==> flow/design.v <==
`timescale 1ns / 1ps
module cpu_hazard(input wire clk,
           input wire rst,
           input wire enable,
           input wire start,
           output wire d_we,
           output wire [7:0] i_addr,
           output wire [7:0] d_addr,
           input  wire [15:0] i_datain,
           input  wire [15:0] d_datain,
           output wire [15:0] d_dataout,
           output wire busy
    );
    reg [7:0] pc;
    assign i_addr = pc;
    function automatic wr_reg(input [4:0] op);
      wr_reg = (op == 5'b00010) || (op == 5'b01000) || (op == 5'b10001) || (op == 5'b01010) || (op == 5'b10010)
            || (op == 5'b10000) || (op == 5'b01001) || (op == 5'b01011) || (op == 5'b01101) || (op == 5'b01110)
            || (op == 5'b01111)  || (op == 5'b00100)  || (op == 5'b00101)  || (op == 5'b00110) || (op == 5'b00111);
    endfunction
    function automatic rd_r1(input [4:0] op);
      rd_r1 = (op == 5'b00011) || (op == 5'b00010) || (op == 5'b01000) || (op == 5'b10001) || (op == 5'b01010)
           || (op == 5'b10010) || (op == 5'b01100) || (op == 5'b01101) || (op == 5'b01110) || (op == 5'b01111)
           || (op == 5'b00100) || (op == 5'b00110) || (op == 5'b00101) || (op == 5'b00111);
    endfunction
    function automatic rd_r2(input [4:0] op);
      rd_r2 = (op == 5'b01000) || (op == 5'b10001) || (op == 5'b01010) || (op == 5'b10010) || (op == 5'b01100)
           || (op == 5'b01101) || (op == 5'b01110) || (op == 5'b01111);
    endfunction
    function automatic rd_r0(input [4:0] op);
      rd_r0 = (op == 5'b10000) || (op == 5'b01011) || (op == 5'b01001) || (op == 5'b11001) || (op == 5'b11010)
           || (op == 5'b11011) || (op == 5'b11100) || (op == 5'b11101) || (op == 5'b11110) || (op == 5'b11111)
           || (op == 5'b00011);
    endfunction
    function automatic set_flags(input [4:0] op);
      set_flags = (op == 5'b01100) || (op == 5'b01000) || (op == 5'b01001) || (op == 5'b10001) || (op == 5'b01010)
               || (op == 5'b01011) || (op == 5'b10010) || (op == 5'b10000);
    endfunction
    reg state;
    reg next_state;
    reg [15:0] wb_ir;
    reg [15:0] id_ir;
    reg [15:0] ex_ir;
    reg [15:0] mem_ir;
    reg [15:0] reg_A;
    reg [15:0] reg_B;
    reg [15:0] smdr;
    reg [15:0] smdr1;
    reg [15:0] reg_C;
    reg [15:0] reg_C1;
    reg [15:0] gr [0:7];
    reg [15:0] ALUo;
    reg alu_cf;
    reg cf, nf, zf;
    reg dw;
    assign busy = state;
    always @(posedge clk or negedge rst)
    begin
      if (!rst) state <= 1'b0;
      else state <= next_state;
    end
    always @(*)
    begin
      case (state)
        1'b0: if (enable == 1 && start == 1) next_state = 1'b1;
               else next_state = 1'b0;
        default: if (enable == 0 || wb_ir[15:11] == 5'b00001) next_state = 1'b0;
               else next_state = 1'b1;
      endcase
    end
    wire branch_taken = ((ex_ir[15:11] == 5'b11010) && (zf == 1)) || ((ex_ir[15:11] == 5'b11100) && (nf == 1))
                     || ((ex_ir[15:11] == 5'b11011) && (zf == 0)) || ((ex_ir[15:11] == 5'b11101) && (nf == 0))
                     || ((ex_ir[15:11] == 5'b11110) && (cf == 1)) || ((ex_ir[15:11] == 5'b11111) && (cf == 0))
                     || (ex_ir[15:11] == 5'b11001);
    wire [4:0] if_op = i_datain[15:11];
    wire load_use = (id_ir[15:11] == 5'b00010) &&
                    ((rd_r1(if_op) && id_ir[10:8] == i_datain[6:4]) ||
                     (rd_r2(if_op) && id_ir[10:8] == i_datain[2:0]) ||
                     (rd_r0(if_op) && id_ir[10:8] == i_datain[10:8]));
    always @(posedge clk or negedge rst)
    begin
      if (!rst)
      begin
        id_ir <= 16'b0;
        pc <= 8'b0;
      end
      else if (state == 1'b1)
      begin
        if (branch_taken)
        begin
          pc <= ALUo[7:0];
          id_ir <= 16'b0;
        end
        else if (id_ir[15:11] == 5'b11000)
        begin
          pc <= id_ir[7:0];
          id_ir <= 16'b0;
        end
        else if (load_use)
        begin
          pc <= pc;
          id_ir <= 16'b0;
        end
        else
        begin
          pc <= pc + 1;
          id_ir <= i_datain;
        end
      end
    end
    function automatic [15:0] fwd(input [2:0] r);
      if (wr_reg(ex_ir[15:11]) && ex_ir[15:11] != 5'b00010 && ex_ir[10:8] == r)
        fwd = ALUo;
      else if (wr_reg(mem_ir[15:11]) && mem_ir[10:8] == r)
        fwd = (mem_ir[15:11] == 5'b00010) ? d_datain : reg_C;
      else if (wr_reg(wb_ir[15:11]) && wb_ir[10:8] == r)
        fwd = reg_C1;
      else
        fwd = gr[r];
    endfunction
    wire [4:0] id_op = id_ir[15:11];
    always @(posedge clk or negedge rst)
    begin
      if (!rst)
      begin
        ex_ir <= 0;
        reg_A <= 0;
        reg_B <= 0;
        smdr <= 0;
      end
      else if (state == 1'b1)
      begin
        if (branch_taken)
        begin
          ex_ir <= 16'b0;
          reg_A <= 16'b0;
          reg_B <= 16'b0;
        end
        else
        begin
          ex_ir <= id_ir;
          if (rd_r0(id_op) && id_op != 5'b00011)
            reg_A <= fwd(id_ir[10:8]);
          else if (rd_r1(id_op))
            reg_A <= fwd(id_ir[6:4]);
          if (id_op == 5'b00010 || id_op == 5'b00011 || id_op == 5'b00100 || id_op == 5'b00110
              || id_op == 5'b00101 || id_op == 5'b00111)
            reg_B <= {12'b0, id_ir[3:0]};
          else if (id_op == 5'b10000)
            reg_B <= {id_ir[7:0], 8'b0};
          else if (rd_r0(id_op))
            reg_B <= {8'b0, id_ir[7:0]};
          else if (rd_r2(id_op))
            reg_B <= fwd(id_ir[2:0]);
        end
        if (id_op == 5'b00011)
          smdr <= fwd(id_ir[10:8]);
      end
    end
    always @(*)
    begin
      alu_cf = cf;
      ALUo = reg_A + reg_B;
      case (ex_ir[15:11])
        5'b01000, 5'b01001, 5'b10000: {alu_cf, ALUo} = {1'b0, reg_A} + {1'b0, reg_B};
        5'b10001:              {alu_cf, ALUo} = {1'b0, reg_A} + {1'b0, reg_B} + {16'b0, cf};
        5'b01010, 5'b01011, 5'b01100:  {alu_cf, ALUo} = {1'b0, reg_A} - {1'b0, reg_B};
        5'b10010:              {alu_cf, ALUo} = {1'b0, reg_A} - {1'b0, reg_B} - {16'b0, cf};
        5'b01101:               ALUo = reg_A & reg_B;
        5'b01110:                ALUo = reg_A | reg_B;
        5'b01111:               ALUo = reg_A ^ reg_B;
        5'b00100, 5'b00101:         ALUo = reg_A << reg_B[3:0];
        5'b00110:               ALUo = reg_A >> reg_B[3:0];
        5'b00111:               ALUo = $signed(reg_A) >>> reg_B[3:0];
        default:            ALUo = reg_A + reg_B;
      endcase
    end
    always @(posedge clk or negedge rst)
    begin
      if (!rst)
      begin
        mem_ir <= 0;
        reg_C <= 0;
        zf <= 0;
        nf <= 0;
        cf <= 0;
        dw <= 0;
        smdr1 <= 0;
      end
      else if (state == 1'b1)
      begin
        mem_ir <= ex_ir;
        reg_C <= ALUo;
        smdr1 <= smdr;
        if (set_flags(ex_ir[15:11]))
        begin
          zf <= (ALUo == 0);
          nf <= ALUo[15];
          cf <= alu_cf;
        end
        dw <= (ex_ir[15:11] == 5'b00011);
      end
    end
    assign d_addr = reg_C[7:0];
    assign d_dataout = smdr1;
    assign d_we = dw;
    always @(posedge clk or negedge rst)
    begin
      if (!rst)
      begin
        wb_ir <= 0;
        reg_C1 <= 0;
      end
      else if (state == 1'b1)
      begin
        wb_ir <= mem_ir;
        if (mem_ir[15:11] == 5'b00010)
          reg_C1 <= d_datain;
        else
          reg_C1 <= reg_C;
      end
    end
    integer k;
    always @(posedge clk or negedge rst)
    begin
      if (!rst)
      begin
        for (k = 0; k < 8; k = k + 1) gr[k] <= 16'b0;
      end
      else if (state == 1'b1)
      begin
        if (wr_reg(wb_ir[15:11]))
          gr[wb_ir[10:8]] <= reg_C1;
      end
    end
endmodule
# Tool chain data of cpu_hazard
# Module cpu_hazard before and after one edit of its RTL, step after step.
# Lines under "before" count in the file above, lines under "after" in the edited file.
# "diff": "after" minus "before" as printed here. "change_rel_pct": 100 x difference / "before".
# Library cell names are shortened.
# Not given: -
# design
top_module,cpu_hazard
clock,clk
cell_library,sky130hd
corner,tt_025C_1v80

# The edit
# Unified diff, file above to edited file.
# This change comes from a script, not from a designer. The edited design behaves differently; no optimisation was intended.
# begin of diff
@@ -78,12 +78,7 @@
                      (rd_r2(if_op) && id_ir[10:8] == i_datain[2:0]) ||
                      (rd_r0(if_op) && id_ir[10:8] == i_datain[10:8]));
-    always @(posedge clk or negedge rst)
-    begin
-      if (!rst)
-      begin
-        id_ir <= 16'b0;
-        pc <= 8'b0;
-      end
-      else if (state == 1'b1)
+    always @(posedge clk)
+    begin
+      if (state == 1'b1)
       begin
         if (branch_taken)
# end of diff

# Elaborated design
# Source: Yosys, flattened and elaborated. Widths are those after wreduce. Registers that Yosys merges into a memory's read port (data or address) are not register bits. Print and check cells do not count.
# op_classes
element,before,after,diff,change_rel_pct
addsub,6,6,0,0.00
n_eq,147,147,0,0.00
shifts,3,3,0,0.00
mux,33,30,-3,-9.09
n_logic,7,7,0,0.00
reduce_logical,169,170,1,0.59
# ops
operator,before,after,diff,change_rel_pct
two-way mux 16 bit,22,19,-3,-13.64
OR reduction 3 bit,2,3,1,50.00
# Operator kinds equal on both sides are left out: 39.
# word_totals
element,before,after,diff,change_rel_pct
regBits,301,301,0,0.00
inputBits,36,36,0,0.00
out_inout_bits,34,34,0,0.00
wordCells,389,387,-2,-0.51

# Depth
# Depth = most cells in a row (Yosys ltp): at word level without a register or memory, in the mapped netlist without a sequential cell, where the memories' decode and read muxes count.
# logic_depth
element,before,after,diff,change_rel_pct
ltp_word,24,24,0,0.00
abc_area,0,0,-,-
depth_mapped,16,18,2,12.50
ltp_nobuf,15,17,2,13.33

# Netlist
# The flow's flattened synthesis, as Yosys stat reports it; memories are mapped. The netlist is that of the ABC_AREA named above (0 if unset); the other value can give another one.
# types
cell_type,before,after,diff,change_rel_pct
mux2i_1,127,96,-31,-24.41
clkbuf_1,139,164,25,17.99
dfrtp_1,277,253,-24,-8.66
edfxtp_1,0,24,24,-
a211oi_1,19,39,20,105.26
mux2_2,189,172,-17,-8.99
o22ai_1,36,20,-16,-44.44
and2_1,10,25,15,150.00
nand4_1,26,13,-13,-50.00
buf_2,25,12,-13,-52.00
nor3_1,42,31,-11,-26.19
xor2_1,35,46,11,31.43
o221ai_1,24,13,-11,-45.83
nand2b_1,15,26,11,73.33
inv_1,90,80,-10,-11.11
xnor2_1,39,30,-9,-23.08
a31oi_1,22,13,-9,-40.91
nor2b_1,39,31,-8,-20.51
# Cell types equal on both sides are left out: 20.
# Not every row of either side is listed.
# mapped
element,before,after,diff,change_rel_pct
stdcells,2500,2457,-43,-1.72
yosys_area_um2,22171.3,21733.3,-438.0,-1.98
seqArea_um2,6931.6,7051.8,120.2,1.73
ff_cells,277,277,0,0.00

# Timing after synthesis
# Source: OpenSTA report_checks on the synthesized netlist (no wires, ideal clock, input and output delay 20% of the period each), path of least setup slack; recovery checks are left aside. Register names are those of the netlist, which keeps one name where synthesis merged equal registers.
# synth_path
element,before,after,diff,change_rel_pct
path_kind,register to register,register to register,-,-
from,register reg_B[2],register reg_B[1],-,-
to,register reg_A[12],register reg_A[13],-,-
tclk_ns,6.0,6.0,0.0,0.00
arrival_time_ns,3.982,3.912,-0.070,-1.76
slack_ns,1.896,1.993,0.097,-
path_delay_ns,4.104,4.007,-0.097,-2.36
driving_pins,16,16,0,0.00
n_path_buf,3,2,-1,-33.33
synth_period_reached_ns,4.104,4.007,-0.097,-2.36
# "path_delay_ns" is the arrival time less input delay plus setup time.
# "driving_pins": output pins that drive a net of the path, with the launching flip-flop's if there is one; two outputs of one cell count as two.
# "synth_period_reached_ns" = period - worst setup slack (recovery checks aside). The figure is calculated, with input and output delays left at 20% of the set period.
# The rows between start and end are the longest chain of elaborated cells between them; the timing report does not say that the signal goes this way. Where chains are equally long, one stands for them.
# A line is the first line of the expression or statement that the cell stems from. Yosys adds cells for indexed reads and writes and turns some case tables into memories.
# A register here has more assigning lines than the two given.
# synth_via_before
cell_sequence,dfrtp_1 -> inv_1 -> clkbuf_1 -> clkbuf_1 -> ha_1 -> buf_6 -> a211oi_2 -> nor2_1 -> or4_1 -> nor4b_2 -> nand4_1 -> nor2_1 -> xor2_1 -> a211oi_1 -> nand2_1 -> a32o_1
elab_chain_cells,7
cone_cells,14
# synth_lines_before
element,line_no,rtl
start: declaration,46,reg [15:0] reg_B;
start: assignment,148,"reg_B <= {12'b0, id_ir[3:0]};"
start: assignment,150,"reg_B <= {id_ir[7:0], 8'b0};"
subtractor 16 x 16 -> 17 bit,168,"5'b10010:              {alu_cf, ALUo} = {1'b0, reg_A} - {1'b0, reg_B} - {16'b0, cf};"
subtractor 17 x 1 -> 17 bit,168,
parallel mux 16 bit (select 10 bit),164,case (ex_ir[15:11])
two-way mux 16 bit,112,if (wr_reg(ex_ir[15:11]) && ex_ir[15:11] != 5'b00010 && ex_ir[10:8] == r)
two-way mux 16 bit,144,else if (rd_r1(id_op))
two-way mux 16 bit,142,if (rd_r0(id_op) && id_op != 5'b00011)
two-way mux 16 bit,133,if (branch_taken)
end: assignment,143,reg_A <= fwd(id_ir[10:8]);
end: assignment,145,reg_A <= fwd(id_ir[6:4]);
end: declaration,45,reg [15:0] reg_A;
# synth_via_after
cell_sequence,dfrtp_1 -> buf_4 -> buf_2 -> inv_1 -> fa_1 -> nor2b_1 -> o311ai_1 -> a21oi_1 -> nor3_1 -> and2_1 -> nand4_1 -> mux2i_1 -> and4b_1 -> a311oi_4 -> a211oi_1 -> o31ai_1
elab_chain_cells,7
cone_cells,14
# synth_lines_after
element,line_no,rtl
start: declaration,46,reg [15:0] reg_B;
start: assignment,143,"reg_B <= {12'b0, id_ir[3:0]};"
start: assignment,145,"reg_B <= {id_ir[7:0], 8'b0};"
subtractor 16 x 16 -> 17 bit,163,"5'b10010:              {alu_cf, ALUo} = {1'b0, reg_A} - {1'b0, reg_B} - {16'b0, cf};"
subtractor 17 x 1 -> 17 bit,163,
parallel mux 16 bit (select 10 bit),159,case (ex_ir[15:11])
two-way mux 16 bit,107,if (wr_reg(ex_ir[15:11]) && ex_ir[15:11] != 5'b00010 && ex_ir[10:8] == r)
two-way mux 16 bit,139,else if (rd_r1(id_op))
two-way mux 16 bit,137,if (rd_r0(id_op) && id_op != 5'b00011)
two-way mux 16 bit,128,if (branch_taken)
end: assignment,138,reg_A <= fwd(id_ir[10:8]);
end: assignment,140,reg_A <= fwd(id_ir[6:4]);
end: declaration,45,reg [15:0] reg_A;

# Timing after layout
# Path of least setup slack in the final report of each run of pair 1 (OpenROAD, finished layout, wires in). Where an end is a register, its clock arrival counts in the times.
# layout_path
element,before,after,diff,change_rel_pct
path_kind,register to register,register to register,-,-
from,register reg_A[3],register reg_A[9],-,-
to,register smdr[14],register reg_A[13],-,-
tclk_ns,4.99,4.99,0.00,0.00
arrival_time_ns,4.93,4.96,0.03,0.61
slack_ns,0.50,0.46,-0.04,-
driving_pins,13,15,2,15.38
n_path_buf,0,1,1,-
# A register here has more assigning lines than the two given.
# layout_via_before
cell_sequence,dfrtp_1 -> inv_1 -> ha_1 -> nand2_1 -> o311ai_0 -> o211ai_1 -> nor4b_2 -> nand4_1 -> nor2_1 -> xor2_1 -> a221oi_2 -> o211ai_1 -> o21a_1
# layout_lines_before
element,line_no,rtl
start: declaration,45,reg [15:0] reg_A;
start: assignment,143,reg_A <= fwd(id_ir[10:8]);
start: assignment,145,reg_A <= fwd(id_ir[6:4]);
end: assignment,129,smdr <= 0;
end: assignment,157,smdr <= fwd(id_ir[10:8]);
end: declaration,47,reg [15:0] smdr;
# before: Chain of elaborated cells between the ends: none given.
# layout_via_after
cell_sequence,dfrtp_1 -> inv_1 -> ha_1 -> nor2b_1 -> or4_1 -> nor4_1 -> nor3_1 -> buf_4 -> and2_1 -> nand4_1 -> mux2i_1 -> and4b_1 -> a311oi_4 -> a211oi_1 -> o31ai_1
# layout_lines_after
element,line_no,rtl
start: declaration,45,reg [15:0] reg_A;
start: assignment,138,reg_A <= fwd(id_ir[10:8]);
start: assignment,140,reg_A <= fwd(id_ir[6:4]);
end: assignment,138,
end: assignment,140,
end: declaration,45,
# after: Chain of elaborated cells between the ends: none given.

# Flow runs
# Both versions went through the flow (Yosys, OpenROAD) with the same settings in each pair. Constraints: input delay and output delay 20% of the set period each, output load 0.01 pF.
# flow_settings_pair_1
CORE_UTILIZATION,40
period_ns,4.99
CAP_MARGIN,20
CORE_MARGIN,2
SLEW_MARGIN,20
# results_pair_1
element,before,after,diff,change_rel_pct
synthArea_um2,22171.3,21733.3,-438.0,-1.98
die_area_um2,57326.7,56214.0,-1112.7,-1.94
post_route_stdcell_area_um2,24979.0,24253.3,-725.7,-2.91
finish.utilization_pct,45.4,45.1,-0.3,-
timing.setup.ws_ns,0.500,0.461,-0.039,-
fin_tns_ns,0.000,0.000,0.000,-
final_power_w,0.020796,0.017378,-0.003418,-16.44
achievedPeriod_ns,4.490,4.529,0.039,0.87
# flow_settings_pair_2
CAP_MARGIN,25
CORE_UTILIZATION,28
CTS_CLUSTER_SIZE,54
HOLD_SLACK_MARGIN,0.1
PLACE_DENSITY,0.77
SETUP_SLACK_MARGIN,0.88
SLEW_MARGIN,5
period_ns,3.46
CORE_MARGIN,2
# results_pair_2
element,before,after,diff,change_rel_pct
synthArea_um2,22171.3,21733.3,-438.0,-1.98
die_area_um2,81450.3,79862.8,-1587.5,-1.95
post_route_stdcell_area_um2,29513.3,28593.7,-919.6,-3.12
finish.utilization_pct,37.5,37.0,-0.5,-
timing.setup.ws_ns,-0.212,-0.386,-0.174,-
fin_tns_ns,-2.563,-7.471,-4.908,-
timing.hold.ws_ns,0.509,0.482,-0.027,-
final_power_w,0.037204,0.0318,-0.005404,-14.53
achievedPeriod_ns,3.672,3.846,0.174,4.74
# By "achievedPeriod_ns" is meant the clock period of the run minus its worst setup slack. This is arithmetic on one report: input and output delays are still those of the set period (20% each).
# "final_power_w" is the tool's figure for a default switching activity; nothing was simulated.
